==> flow/design.v <==
`timescale 1ns/1ps
module updateNeuron
(
	input						clk				,
	input						rst_n			,
	input						i_run			,
	input						i_init			,
	input						i_s_lern		,
	input						i_s_infr		,
	input signed 	[24:0]  	exc_current		,
	input signed 	[24:0]  	inh_current		,
	output 						o_s_init		,
	output						o_spike			,
	output						o_valid			,
	output			[4:0]		o_neuron_idx	,
	output			[49:0]		d_c				,
	output			[4:0]		addr_c			,
	output						ce_c			,
	output						we_c			,
	input			[49:0]		q_c				,
	output			[54:0]		d_m				,
	output			[4:0]		addr_m			,
	output						ce_m			,
	output						we_m			,
	input			[54:0]		q_m
);
wire 					s_idle					;
wire 					s_init					;
wire 					s_read					;
wire 					s_calc					;
wire 					s_wrte					;
wire 					s_done					;
reg 			[3:0] 	fsm						;
reg 			[2:0] 	c_state					;
reg 			[2:0] 	n_state					;
reg 			[4:0] 	neuron_idx				;
reg signed 		[24:0] 	exc_cur_buf				;
reg signed 		[24:0] 	inh_cur_buf				;
wire signed 	[24:0] 	c_ge					;
wire signed 	[24:0] 	c_gi					;
wire signed 	[24:0] 	c_vm					;
wire signed 	[24:0] 	c_vt					;
wire 					c_ref_check				;
wire 			[3:0] 	c_ref_count				;
wire signed 	[24:0] 	e_rest = 25'd5242880	;		 
wire signed 	[24:0] 	e_exc = 25'd6881280		;		 
wire signed 	[24:0] 	e_inh = 25'd3604480		;		 
wire signed 	[24:0] 	thresh_add  = 25'd11240	;	 
wire signed 	[24:0] 	inh_max = 25'd655360	;		 
reg signed 		[24:0] 	mult_1_in_1				;
reg signed 		[17:0] 	mult_1_in_2				;
reg signed 		[24:0] 	mult_2_in_1				;
reg signed 		[17:0] 	mult_2_in_2				;
reg signed 		[24:0] 	add_max					;	
reg signed 		[42:0] 	mult_1_out				;
reg signed 		[42:0] 	mult_2_out				;
reg signed 		[24:0] 	n_ge					;
reg signed 		[24:0] 	n_gi					;
reg signed 		[24:0] 	n_vm					;
reg signed 		[24:0] 	n_vt					;
reg 					n_ref_check				;
reg 			[3:0] 	n_ref_count				;
reg 					fire					;
localparam S_IDLE = 3'b000;
localparam S_READ = 3'b001;
localparam S_CALC = 3'b010;
localparam S_WRTE = 3'b011;
localparam S_INIT = 3'b111;
localparam S_DONE = 3'b100;
always @(posedge clk or negedge rst_n) begin
	if(!rst_n) begin
		exc_cur_buf <= 25'd0;
		inh_cur_buf <= 25'd0;
	end else if(i_run) begin
		exc_cur_buf <= exc_current;
		inh_cur_buf <= inh_current;
	end
end
always @(*) begin
	n_state = c_state;
	case(c_state)
		S_IDLE: begin
			if(i_run)
				n_state = S_READ;
			if(i_init)
				n_state = S_INIT;
		end 
		S_INIT:
			if(neuron_idx == 5'd17) 
				n_state = S_IDLE;
		S_READ:
			n_state = S_CALC;
		S_CALC:
			if(fsm == 4'd9)
				n_state = S_WRTE;
		S_WRTE:
			n_state = S_DONE;
		S_DONE:
			n_state = S_IDLE;
	endcase
end
always @(posedge clk or negedge rst_n) begin
	if(!rst_n) begin
		c_state <= S_IDLE;
	end else begin
		c_state <= n_state;
	end
end
assign s_idle = (c_state == S_IDLE);
assign s_init = (c_state == S_INIT);
assign s_read = (c_state == S_READ);
assign s_calc = (c_state == S_CALC);
assign s_wrte = (c_state == S_WRTE);
assign s_done = (c_state == S_DONE);
always @(posedge clk or negedge rst_n) begin
	if(!rst_n) begin
		fsm <= 4'd0;
	end else begin
		if(s_calc) begin
			fsm <= fsm + 4'd1;
		end else begin
			fsm <= 4'd0;
		end
	end
end
always @(posedge clk or negedge rst_n) begin
	if(!rst_n) begin
		neuron_idx <= 5'd0;
	end else begin
		if(s_done || s_init) begin
			if(neuron_idx == 5'd17) begin
				neuron_idx <= 5'd0;
			end else begin
				neuron_idx <= neuron_idx + 5'd1;
			end
		end else begin
			neuron_idx <= neuron_idx;
		end
	end
end
reg signed [24:0] add2_1_in_1;
reg signed [24:0] add2_1_in_2;
reg signed [24:0] add2_2_in_1;
reg signed [24:0] add2_2_in_2;
reg signed [24:0] add3_1_in_1;
reg signed [24:0] add3_1_in_2;
reg signed [24:0] add3_1_in_3;
reg signed [24:0] add3_2_in_1;
reg signed [24:0] add3_2_in_2;
reg signed [24:0] add3_2_in_3;
(* dont_touch = "true" *) wire signed [24:0] add2_1_out;
(* dont_touch = "true" *) wire signed [24:0] add2_2_out;
(* dont_touch = "true" *) wire signed [24:0] add3_1_out;
(* dont_touch = "true" *) wire signed [24:0] add3_2_out;
always @(posedge clk or negedge rst_n) begin
	if(!rst_n) begin
		add2_1_in_1 <= 25'd0;
		add2_1_in_2 <= 25'd0;
		add2_2_in_1 <= 25'd0;
		add2_2_in_2 <= 25'd0;
		add3_1_in_1 <= 25'd0;
		add3_1_in_2 <= 25'd0;
		add3_1_in_3 <= 25'd0;
		add3_2_in_1 <= 25'd0;
		add3_2_in_2 <= 25'd0;
		add3_2_in_3 <= 25'd0;
	end else begin
		case (fsm)
			4'd0: begin
				add2_1_in_1 <= 25'd0;
				add2_1_in_2 <= 25'd0;
				add2_2_in_1 <= 25'd0;
				add2_2_in_2 <= 25'd0;
				add3_1_in_1 <= 25'd0;
				add3_1_in_2 <= 25'd0;
				add3_1_in_3 <= 25'd0;
				add3_2_in_1 <= 25'd0;
				add3_2_in_2 <= 25'd0;
				add3_2_in_3 <= 25'd0;
			end
			4'd1: begin
				add2_1_in_1 <= 25'd0;		
				add2_1_in_2 <= 25'd0;
				add2_2_in_1 <= 25'd0;		
				add2_2_in_2 <= 25'd0;
				add3_1_in_1 <= 25'd0;
				add3_1_in_2 <= 25'd0;
				add3_1_in_3 <= 25'd0;
				add3_2_in_1 <= c_ref_check ? 25'd0 : c_gi;
				add3_2_in_2 <= c_ref_check ? 25'd0 : inh_cur_buf;
				add3_2_in_3 <= c_ref_check ? 25'd0 : -(c_gi >>> 4);
			end
			4'd2: begin
				if(!c_ref_check) begin
					add2_1_in_1 <= e_exc;		 
					add2_1_in_2 <= -c_vm;
					add2_2_in_1 <= e_inh;		 
					add2_2_in_2 <= -c_vm;
					add3_1_in_1 <= c_ge;
					add3_1_in_2 <= exc_cur_buf;
					add3_1_in_3 <= -(c_ge >>> 3);
					add3_2_in_1 <= add3_2_in_1;
					add3_2_in_2 <= add3_2_in_2;
					add3_2_in_3 <= add3_2_in_3;
				end else begin
					add2_1_in_1 <= 25'd0;		 
					add2_1_in_2 <= 25'd0;
					add2_2_in_1 <= 25'd0;		 
					add2_2_in_2 <= 25'd0;
					add3_1_in_1 <= 25'd0;
					add3_1_in_2 <= 25'd0;
					add3_1_in_3 <= 25'd0;
					add3_2_in_1 <= 25'd0;
					add3_2_in_2 <= 25'd0;
					add3_2_in_3 <= 25'd0;
				end
			end
			4'd3: begin
				add2_1_in_1 <= add2_1_in_1;		
				add2_1_in_2 <= add2_1_in_2;
				add2_2_in_1 <= add2_2_in_1;		
				add2_2_in_2 <= add2_2_in_2;
				add3_1_in_1 <= add3_1_in_1;
				add3_1_in_2 <= add3_1_in_2;
				add3_1_in_3 <= add3_1_in_3;
				add3_2_in_1 <= add3_2_in_1;
				add3_2_in_2 <= add3_2_in_2;
				add3_2_in_3 <= add3_2_in_3;
			end
			4'd4: begin
				if(!c_ref_check) begin
					add2_1_in_1 <= e_rest;		 
					add2_1_in_2 <= -c_vm;
					add2_2_in_1 <= add2_2_in_1;		
					add2_2_in_2 <= add2_2_in_2;
					add3_1_in_1 <= add3_1_in_1;
					add3_1_in_2 <= add3_1_in_2;
					add3_1_in_3 <= add3_1_in_3;
					add3_2_in_1 <= add3_2_in_1;
					add3_2_in_2 <= add3_2_in_2;
					add3_2_in_3 <= add3_2_in_3;
				end else begin
					add2_1_in_1 <= 25'd0;		
					add2_1_in_2 <= 25'd0;
					add2_2_in_1 <= add2_2_in_1;		
					add2_2_in_2 <= add2_2_in_2;
					add3_1_in_1 <= add3_1_in_1;
					add3_1_in_2 <= add3_1_in_2;
					add3_1_in_3 <= add3_1_in_3;
					add3_2_in_1 <= add3_2_in_1;
					add3_2_in_2 <= add3_2_in_2;
					add3_2_in_3 <= add3_2_in_3;
				end
			end
			4'd5: begin
				add2_1_in_1 <= i_s_lern ? e_rest : 25'd0;		 
				add2_1_in_2 <= i_s_lern ? -c_vt : 25'd0;
				add2_2_in_1 <= add2_2_in_1;		
				add2_2_in_2 <= add2_2_in_2;
				add3_1_in_1 <= mult_1_out >>> 10;
				add3_1_in_2 <= mult_2_out >>> 10;
				add3_1_in_3 <= add2_1_out >>> 1;
				add3_2_in_1 <= add3_2_in_1;
				add3_2_in_2 <= add3_2_in_2;
				add3_2_in_3 <= add3_2_in_3;
			end
			4'd6: begin
				if(!c_ref_check) begin
					add2_1_in_1 <= c_vm;
					add2_1_in_2 <= add3_1_out >>> 7;
					add2_2_in_1 <= c_vt;
					add2_2_in_2 <= add2_1_out >>> 17;
					add3_1_in_1 <= add3_1_in_1;
					add3_1_in_2 <= add3_1_in_2;
					add3_1_in_3 <= add3_1_in_3;
					add3_2_in_1 <= add3_2_in_1;
					add3_2_in_2 <= add3_2_in_2;
					add3_2_in_3 <= add3_2_in_3;
				end else begin
					add2_1_in_1 <= c_vm;
					add2_1_in_2 <= 25'd0;
					add2_2_in_1 <= c_vt;
					add2_2_in_2 <= add2_1_out >>> 17;
					add3_1_in_1 <= add3_1_in_1;
					add3_1_in_2 <= add3_1_in_2;
					add3_1_in_3 <= add3_1_in_3;
					add3_2_in_1 <= add3_2_in_1;
					add3_2_in_2 <= add3_2_in_2;
					add3_2_in_3 <= add3_2_in_3;
				end
			end
			4'd7: begin
				add2_1_in_1 <= add2_1_in_1;
				add2_1_in_2 <= add2_1_in_2;
				add2_2_in_1 <= add2_2_in_1;
				add2_2_in_2 <= add2_2_in_2;
				add3_1_in_1 <= add3_1_in_1;
				add3_1_in_2 <= add3_1_in_2;
				add3_1_in_3 <= add3_1_in_3;
				add3_2_in_1 <= add3_2_in_1;
				add3_2_in_2 <= add3_2_in_2;
				add3_2_in_3 <= add3_2_in_3;
			end
			4'd8: begin
				if(fire) begin
					add2_1_in_1 <= i_s_infr ? 25'd0 : thresh_add;		 
					add2_1_in_2 <= n_vt;
					add2_2_in_1 <= add2_2_in_1;		
					add2_2_in_2 <= add2_2_in_2;
					add3_1_in_1 <= add3_1_in_1;
					add3_1_in_2 <= add3_1_in_2;
					add3_1_in_3 <= add3_1_in_3;
					add3_2_in_1 <= add3_2_in_1;
					add3_2_in_2 <= add3_2_in_2;
					add3_2_in_3 <= add3_2_in_3;
				end else begin
					add2_1_in_1 <= add2_1_in_1;		
					add2_1_in_2 <= add2_1_in_2;
					add2_2_in_1 <= add2_2_in_1;		
					add2_2_in_2 <= add2_2_in_2;
					add3_1_in_1 <= add3_1_in_1;
					add3_1_in_2 <= add3_1_in_2;
					add3_1_in_3 <= add3_1_in_3;
					add3_2_in_1 <= add3_2_in_1;
					add3_2_in_2 <= add3_2_in_2;
					add3_2_in_3 <= add3_2_in_3;
				end
			end
			default: begin
				add2_1_in_1 <= add2_1_in_1;
				add2_1_in_2 <= add2_1_in_2;
				add2_2_in_1 <= add2_2_in_1;
				add2_2_in_2 <= add2_2_in_2;
				add3_1_in_1 <= add3_1_in_1;
				add3_1_in_2 <= add3_1_in_2;
				add3_1_in_3 <= add3_1_in_3;
				add3_2_in_1 <= add3_2_in_1;
				add3_2_in_2 <= add3_2_in_2;
				add3_2_in_3 <= add3_2_in_3;
			end
		endcase
	end
end
assign add2_1_out = add2_1_in_1 + add2_1_in_2;
assign add2_2_out = add2_2_in_1 + add2_2_in_2;
assign add3_1_out = add3_1_in_1 + add3_1_in_2 + add3_1_in_3;
assign add3_2_out = add3_2_in_1 + add3_2_in_2 + add3_2_in_3;
always @(posedge clk or negedge rst_n) begin
	if(!rst_n) begin
		add_max <= 25'd0;
	end else begin
		if(fsm == 4'd2) begin
			add_max <= (inh_max < add3_2_out) ? inh_max : add3_2_out;
		end else if(fsm == 4'd8) begin
			add_max <= 25'd0;
		end else begin
			add_max <= add_max;
		end
	end
end
always @(posedge clk) begin
	mult_1_out <= mult_1_in_1 * mult_1_in_2;
	mult_2_out <= mult_2_in_1 * mult_2_in_2;
end
always @(posedge clk or negedge rst_n) begin
	if(!rst_n) begin
		mult_1_in_1 <= 25'd0;  
		mult_1_in_2 <= 18'd0; 
		mult_2_in_1 <= 25'd0; 
		mult_2_in_2 <= 18'd0; 
	end else begin
		if(fsm == 4'd3) begin
			mult_1_in_1 <= add3_1_out;  
			mult_1_in_2 <= add2_1_out >>> 7; 
			mult_2_in_1 <= add_max; 
			mult_2_in_2 <= add2_2_out >>> 7; 
		end else begin
			mult_1_in_1 <= 25'd0;  
			mult_1_in_2 <= 18'd0; 
			mult_2_in_1 <= 25'd0; 
			mult_2_in_2 <= 18'd0; 
		end
	end
end
always @(posedge clk or negedge rst_n) begin
	if(!rst_n) begin
		n_ge <= 25'd0;
		n_gi <= 25'd0;
		n_vm <= 25'd0;
		n_vt <= 25'd0;
		fire <= 1'd0;
		n_ref_check <= 1'b0;
		n_ref_count <= 4'd0;
	end else begin 
		case (fsm)
			4'd3: begin
				n_ge <= add3_1_out;
				n_gi <= add_max;
				fire <= 1'b0;
			end
			4'd5: begin
				if(c_ref_check) begin
					n_ref_count <= c_ref_count + 4'd1;
				end else begin
					n_ref_count <= c_ref_count;
				end
				n_ref_check <= c_ref_check;
			end
			4'd7: begin
				n_vm <= add2_1_out;
				n_vt <= add2_2_out;
				if(add2_1_out > add2_2_out) begin
					fire <= 1'b1;
					n_ref_check <= 1'b1;
					n_ge <= 25'd0;
					n_gi <= 25'd0;
				end
			end
			4'd9: begin
				if(fire) begin
					n_vm <= e_rest;		 
					n_vt <= add2_1_out;
				end
				if(n_ref_count == 4'd11) begin
					n_ref_check <= 1'b0;
					n_ref_count <= 4'd0;
				end
			end
		endcase
	end
end
assign ce_c 		= 		s_init || s_read || s_wrte;
assign we_c 		= 		s_init || s_wrte; 
assign ce_m 		= 		s_init || s_read || s_wrte;
assign we_m 		= 		s_init || s_wrte;
assign addr_c 		= 		neuron_idx;
assign addr_m 		= 		neuron_idx;
assign d_c 			= 		s_init ? 50'd0 : {n_ge, n_gi};
assign d_m 			= 		s_init ? {1'b0, 4'd0, e_rest, 25'd5406720} : {n_ref_check, n_ref_count, n_vm, n_vt};
assign c_ge 		= 		q_c[49:25];
assign c_gi 		= 		q_c[24:0];
assign c_vm 		= 		q_m[49:25];
assign c_vt 		= 		q_m[24:0];
assign c_ref_check 	= 		q_m[54];
assign c_ref_count 	= 		q_m[53:50];
assign o_s_init 	=	 	s_init;
assign o_spike 		= 		fire;
assign o_valid 		= 		s_done;
assign o_neuron_idx = 		neuron_idx;
endmodule
## Tool chain data of updateNeuron

The steps from the RTL of updateNeuron to its reports follow in flow order.
Line numbers count from 1 in the design file above.
Not given: n/a

| set-up | value |
|---|---|
| design top | updateNeuron |
| clock input | clk |
| cell library | sky130hd |
| corner | tt_025C_1v80 |

## Word-level counts

Source: Yosys, flattened and elaborated, memories not mapped. Widths are those after wreduce. Registers that Yosys merges into a memory's read port (data or address) are not register bits. Print and check cells do not count. Equal cells are merged and count once.

| word-level totals | value |
|---|---|
| output and inout port bits | 127 |
| bits in registers | 599 |
| bits of input ports | 161 |
| elaborated cells | 152 |

| cells by class | value |
|---|---|
| mux-type cells | 57 |
| eq/ne operators | 24 |
| order comparisons | 2 |
| reduce/logical cells | 25 |
| multipliers | 2 |
| add/subtract/negate cells | 13 |

Operators with widths:

| kind | number |
|---|---|
| 25-bit by 18-bit multiplier with 35-bit output | 2 |
| 25-bit parallel mux with 3-bit select | 8 |
| 25-bit 2-to-1 mux | 20 |
| 25-bit parallel mux with 2-bit select | 4 |
| 25-bit adder | 6 |
| 25-bit parallel mux with 6-bit select | 1 |
| 25-bit parallel mux with 5-bit select | 1 |
| 23-bit 2-to-1 mux | 3 |
| 55-bit 2-to-1 mux | 1 |
| 25-bit negation | 2 |
| 50-bit 2-to-1 mux | 1 |
| 18-bit 2-to-1 mux | 2 |
| 21-bit by 25-bit < comparator with 1-bit output with constant A | 1 |
| 21-bit negation with 25-bit output | 1 |
| 22-bit negation with 25-bit output | 1 |
| 25-bit > comparator | 1 |
| 22-bit 2-to-1 mux | 1 |
| 3-bit parallel mux with 6-bit select | 1 |
| 4-bit by 3-bit equality test with 1-bit output with constant B | 4 |
| 2-bit != test with constant B | 7 |
| 14-bit 2-to-1 mux | 1 |
| 3-bit nonzero test | 4 |
| 4-bit equality test with constant B | 3 |
| 6-bit nonzero test | 2 |
| 4-bit 2-to-1 mux | 3 |
| 3-bit 2-to-1 mux | 4 |
| 2-bit AND reduction | 5 |
| 2-bit nonzero test | 4 |

Not listed: further kinds 20, cells in them 29.

## Depth

Yosys ltp: most cells in a row. Word level: on the elaborated netlist, between registers, memories and ports. Mapped: between sequential cells and ports; inverters and the memories' decode and read muxes count.

| logic depth | value |
|---|---|
| depth after elaboration | 5 |
| ABC_AREA | 0 |
| gate-level depth with buffers | 25 |
| gate-level depth less buffers | 24 |

## Netlist

Source: synth_stat.txt of the flow (Yosys; design flattened, memories mapped). It holds for the ABC_AREA given above (unset counts as 0); a run with the other value may have another netlist.

| mapped netlist | value |
|---|---|
| flip-flops | 581 |
| buffers | 273 |
| cell count | 5,699 |
| sequential area | 0.01429 mm² |
| chip area (Yosys) | 0.0556446 mm² |

Cells by type:

| cell | number | area in all (µm²) |
|---|---|---|
| sky130_fd_sc_hd__fa_1 | 782 | 1.57E+04 |
| sky130_fd_sc_hd__dfrtp_1 | 530 | 1.33E+04 |
| sky130_fd_sc_hd__ha_1 | 317 | 3.97E+03 |
| sky130_fd_sc_hd__inv_1 | 989 | 3,712.31 |
| sky130_fd_sc_hd__and2_1 | 381 | 2.38E+03 |
| sky130_fd_sc_hd__nand2_1 | 597 | 2.24E+03 |
| sky130_fd_sc_hd__xnor2_1 | 148 | 1.3E+03 |
| sky130_fd_sc_hd__a22o_1 | 120 | 1.05E+03 |
| sky130_fd_sc_hd__dfxtp_1 | 50 | 1,000.96 |
| sky130_fd_sc_hd__clkbuf_1 | 248 | 930.893 |
| sky130_fd_sc_hd__xor2_1 | 96 | 840.806 |
| sky130_fd_sc_hd__a21o_1 | 111 | 833.299 |
| sky130_fd_sc_hd__nor2_1 | 218 | 818.285 |
| sky130_fd_sc_hd__o21ai_0 | 160 | 800.768 |
| sky130_fd_sc_hd__nor2b_1 | 121 | 756.976 |
| sky130_fd_sc_hd__a222oi_1 | 69 | 690.662 |
| sky130_fd_sc_hd__a21oi_1 | 118 | 590.566 |
| sky130_fd_sc_hd__mux2_2 | 50 | 563.04 |

Not listed: further types 71, cells in them 594.

## Path before layout

Path of least setup slack by OpenSTA after synthesis, without wires, with an ideal clock, recovery checks aside; 20% of the period is set as input and as output delay. Where synthesis merged equal registers, the netlist keeps one of their names.

| timing path post-synthesis | value |
|---|---|
| kind | register -> register |
| from | register mult_1_in_2[9] |
| to | register mult_1_out[33] |
| slack | 1,014 ps |
| delay of the path | 6,185 ps |
| launch time at the first pin | 0 ps |
| path buffers | 2 |
| period | 7,200 ps |
| data required time | 7,105 ps |
| arrival | 6,090 ps |
| library setup time | 95 ps |
| driving pins on the path | 25 |
| synthesis period reached | 6,186 ps |

"delay of the path" is the arrival time less input delay plus setup time.
"driving pins on the path": output pins that drive a net of the path, with the launching flip-flop's if there is one; two outputs of one cell count as two.
"synthesis period reached" = period - worst setup slack (recovery checks aside). The figure is calculated, with input and output delays left at 20% of the set period.
Between the ends stands the longest chain of elaborated cells between them, by number of cells; it is not shown to be the way that was timed. Of several equally long chains one is given.
Each line given opens the expression or statement behind the cell; cells for indexed reads and writes are added by Yosys, which also makes memories of some case tables.
A register here has more assigning lines than the two given.

| between the ends, post-synthesis | value |
|---|---|
| cells stage by stage | sky130_fd_sc_hd__dfrtp_1 -> sky130_fd_sc_hd__clkbuf_1 -> sky130_fd_sc_hd__clkbuf_1 -> sky130_fd_sc_hd__nand2_1 -> sky130_fd_sc_hd__fa_1 -> sky130_fd_sc_hd__inv_1 -> sky130_fd_sc_hd__fa_1 -> sky130_fd_sc_hd__inv_1 -> sky130_fd_sc_hd__fa_1 -> sky130_fd_sc_hd__inv_1 -> sky130_fd_sc_hd__fa_1 -> sky130_fd_sc_hd__fa_1 -> sky130_fd_sc_hd__inv_1 -> sky130_fd_sc_hd__fa_1 -> sky130_fd_sc_hd__inv_1 -> sky130_fd_sc_hd__ha_1 -> sky130_fd_sc_hd__and4_1 -> sky130_fd_sc_hd__nand2_1 -> sky130_fd_sc_hd__a211oi_1 -> sky130_fd_sc_hd__o31a_1 -> sky130_fd_sc_hd__a41oi_1 -> sky130_fd_sc_hd__nand2b_1 -> sky130_fd_sc_hd__a211oi_1 -> sky130_fd_sc_hd__o21ai_1 -> sky130_fd_sc_hd__a221oi_1 |
| length of the longest elaborated chain | 1 |
| elaborated cells on any way between the ends | 1 |
| source lines of those cells | 1 |
| classes of those cells | mul: 1 |

Ends and longest elaborated chain, post-synthesis:

| item | RTL line | RTL |
|---|---|---|
| from (decl) | 51 | `reg signed [17:0] mult_1_in_2 ;` |
| from (assign) | 368 | `mult_1_in_2 <= 18'd0;` |
| from (assign) | 374 | `mult_1_in_2 <= add2_1_out >>> 7;` |
| 25-bit by 18-bit multiplier with 35-bit output | 362 | `mult_1_out <= mult_1_in_1 * mult_1_in_2;` |
| to (assign) | 362 |  |

## Timing after layout

From the final timing report of flow run 1: the path of least setup slack in the routed layout; clock arrival at registers is part of the times.
The report prints the path's times to 10 ps; the period is as set.

| timing path after layout | value |
|---|---|
| kind | register -> register |
| from | register mult_2_in_1[9] |
| to | register mult_2_out[28] |
| period | 11,900 ps |
| arrival | 8,070 ps |
| data required time | 12,540 ps |
| driving pins on the path | 21 |
| library setup time | 70 ps |
| path buffers | 1 |
| launch time at the first pin | 750 ps |
| slack | 4,460 ps |

Between the ends stands the longest chain of elaborated cells between them, by number of cells; it is not shown to be the way that was timed. Of several equally long chains one is given.
A register here has more assigning lines than the two given.

| between the ends, after layout | value |
|---|---|
| cells stage by stage | sky130_fd_sc_hd__dfrtp_1 -> sky130_fd_sc_hd__nand2_1 -> sky130_fd_sc_hd__fa_1 -> sky130_fd_sc_hd__fa_1 -> sky130_fd_sc_hd__fa_1 -> sky130_fd_sc_hd__fa_1 -> sky130_fd_sc_hd__inv_1 -> sky130_fd_sc_hd__fa_1 -> sky130_fd_sc_hd__inv_1 -> sky130_fd_sc_hd__fa_1 -> sky130_fd_sc_hd__inv_1 -> sky130_fd_sc_hd__ha_1 -> sky130_fd_sc_hd__a2111oi_0 -> sky130_fd_sc_hd__buf_4 -> sky130_fd_sc_hd__a31oi_1 -> sky130_fd_sc_hd__o211ai_1 -> sky130_fd_sc_hd__nand2b_1 -> sky130_fd_sc_hd__and2_1 -> sky130_fd_sc_hd__o21a_1 -> sky130_fd_sc_hd__nor2_1 -> sky130_fd_sc_hd__xnor2_1 |
| length of the longest elaborated chain | 1 |
| elaborated cells on any way between the ends | 1 |
| source lines of those cells | 1 |
| classes of those cells | mul: 1 |

Ends and longest elaborated chain, after layout:

| item | RTL line | RTL |
|---|---|---|
| from (decl) | 52 | `reg signed [24:0] mult_2_in_1 ;` |
| from (assign) | 369 | `mult_2_in_1 <= 25'd0;` |
| from (assign) | 375 | `mult_2_in_1 <= add_max;` |
| 25-bit by 18-bit multiplier with 35-bit output | 363 | `mult_2_out <= mult_2_in_1 * mult_2_in_2;` |
| to (assign) | 363 |  |

Subject: updateNeuron on sky130hd, stored results

Hello all,

4 stored runs of updateNeuron in the flow (synthesis by Yosys, layout by OpenROAD, sky130hd cells), in arbitrary order. Constraints: input delay and output delay 20% of the set period each, output load 0.01 pF.
"worst path time" means the part of the period allowed to the worst setup path (the constraints hold back 20% at inputs and 20% at outputs) less its slack; where the path has registers, the arrival times of their clocks count too.
"worst path time" is known to 10 ps.

#### Flow run 1

| setting | value |
|---|---|
| CAP_MARGIN | `10` |
| CELL_PAD_IN_SITES_GLOBAL_PLACEMENT | `2` |
| CORE_UTILIZATION | `41` |
| CTS_CLUSTER_DIAMETER | `45` |
| GPL_ROUTABILITY_DRIVEN | `0` |
| GPL_TIMING_DRIVEN | `1` |
| HOLD_SLACK_MARGIN | `0.07` |
| MIN_ROUTING_LAYER | `met2` |
| PLACE_DENSITY_LB_ADDON | `0.23` |
| SETUP_SLACK_MARGIN | `2.58` |
| TNS_END_PERCENT | `10` |
| period_ns | `11.9` |
| CORE_MARGIN | `2` |
| SLEW_MARGIN | `20` |

| result | value |
|---|---|
| area of the die | 0.138682 mm² |
| setup slack of the worst path | 4,463 ps |
| area of the synthesized netlist | 0.0556446 mm² |
| area of the standard cells in the finished layout | 0.0640289 mm² |
| sum of negative setup slack | 0 ps |
| worst path time | 7,440 ps |
| kind of the worst setup path | register -> register |

#### Flow run 2

| setting | value |
|---|---|
| ABC_AREA | `1` |
| CTS_CLUSTER_DIAMETER | `167` |
| CTS_CLUSTER_SIZE | `48` |
| HOLD_SLACK_MARGIN | `0.12` |
| MAX_ROUTING_LAYER | `met4` |
| MIN_ROUTING_LAYER | `met2` |
| SETUP_SLACK_MARGIN | `0.09` |
| SLEW_MARGIN | `10` |
| period_ns | `4.62` |
| CAP_MARGIN | `20` |
| CORE_MARGIN | `2` |
| CORE_UTILIZATION | `40` |

| result | value |
|---|---|
| setup slack of the worst path | -1,055 ps |
| area of the standard cells in the finished layout | 0.0742462 mm² |
| area of the die | 0.153691 mm² |
| area of the synthesized netlist | 0.060229 mm² |
| worst path time | 5,670 ps |
| kind of the worst setup path | register -> register |
| sum of negative setup slack | -37,469 ps |

#### Flow run 3

| setting | value |
|---|---|
| ABC_AREA | `1` |
| CAP_MARGIN | `0` |
| CORE_MARGIN | `2` |
| CORE_UTILIZATION | `56` |
| CTS_CLUSTER_DIAMETER | `335` |
| GPL_TIMING_DRIVEN | `1` |
| MAX_ROUTING_LAYER | `met4` |
| TNS_END_PERCENT | `85` |
| period_ns | `4.63` |
| SLEW_MARGIN | `20` |

| result | value |
|---|---|
| worst path time | 5,590 ps |
| kind of the worst setup path | register -> register |
| sum of negative setup slack | -35,059 ps |
| area of the die | 0.110191 mm² |
| area of the synthesized netlist | 0.060229 mm² |
| area of the standard cells in the finished layout | 0.0746929 mm² |
| setup slack of the worst path | -960 ps |

#### Flow run 4

| setting | value |
|---|---|
| ABC_AREA | `1` |
| CAP_MARGIN | `0` |
| CORE_MARGIN | `2` |
| CORE_UTILIZATION | `56` |
| CTS_CLUSTER_DIAMETER | `335` |
| GPL_TIMING_DRIVEN | `1` |
| period_ns | `4.63` |
| SLEW_MARGIN | `20` |

| result | value |
|---|---|
| area of the die | 0.110191 mm² |
| sum of negative setup slack | -33,232 ps |
| setup slack of the worst path | -845 ps |
| area of the standard cells in the finished layout | 0.07424 mm² |
| area of the synthesized netlist | 0.060229 mm² |
| worst path time | 5,470 ps |
| kind of the worst setup path | register -> register |

Thanks
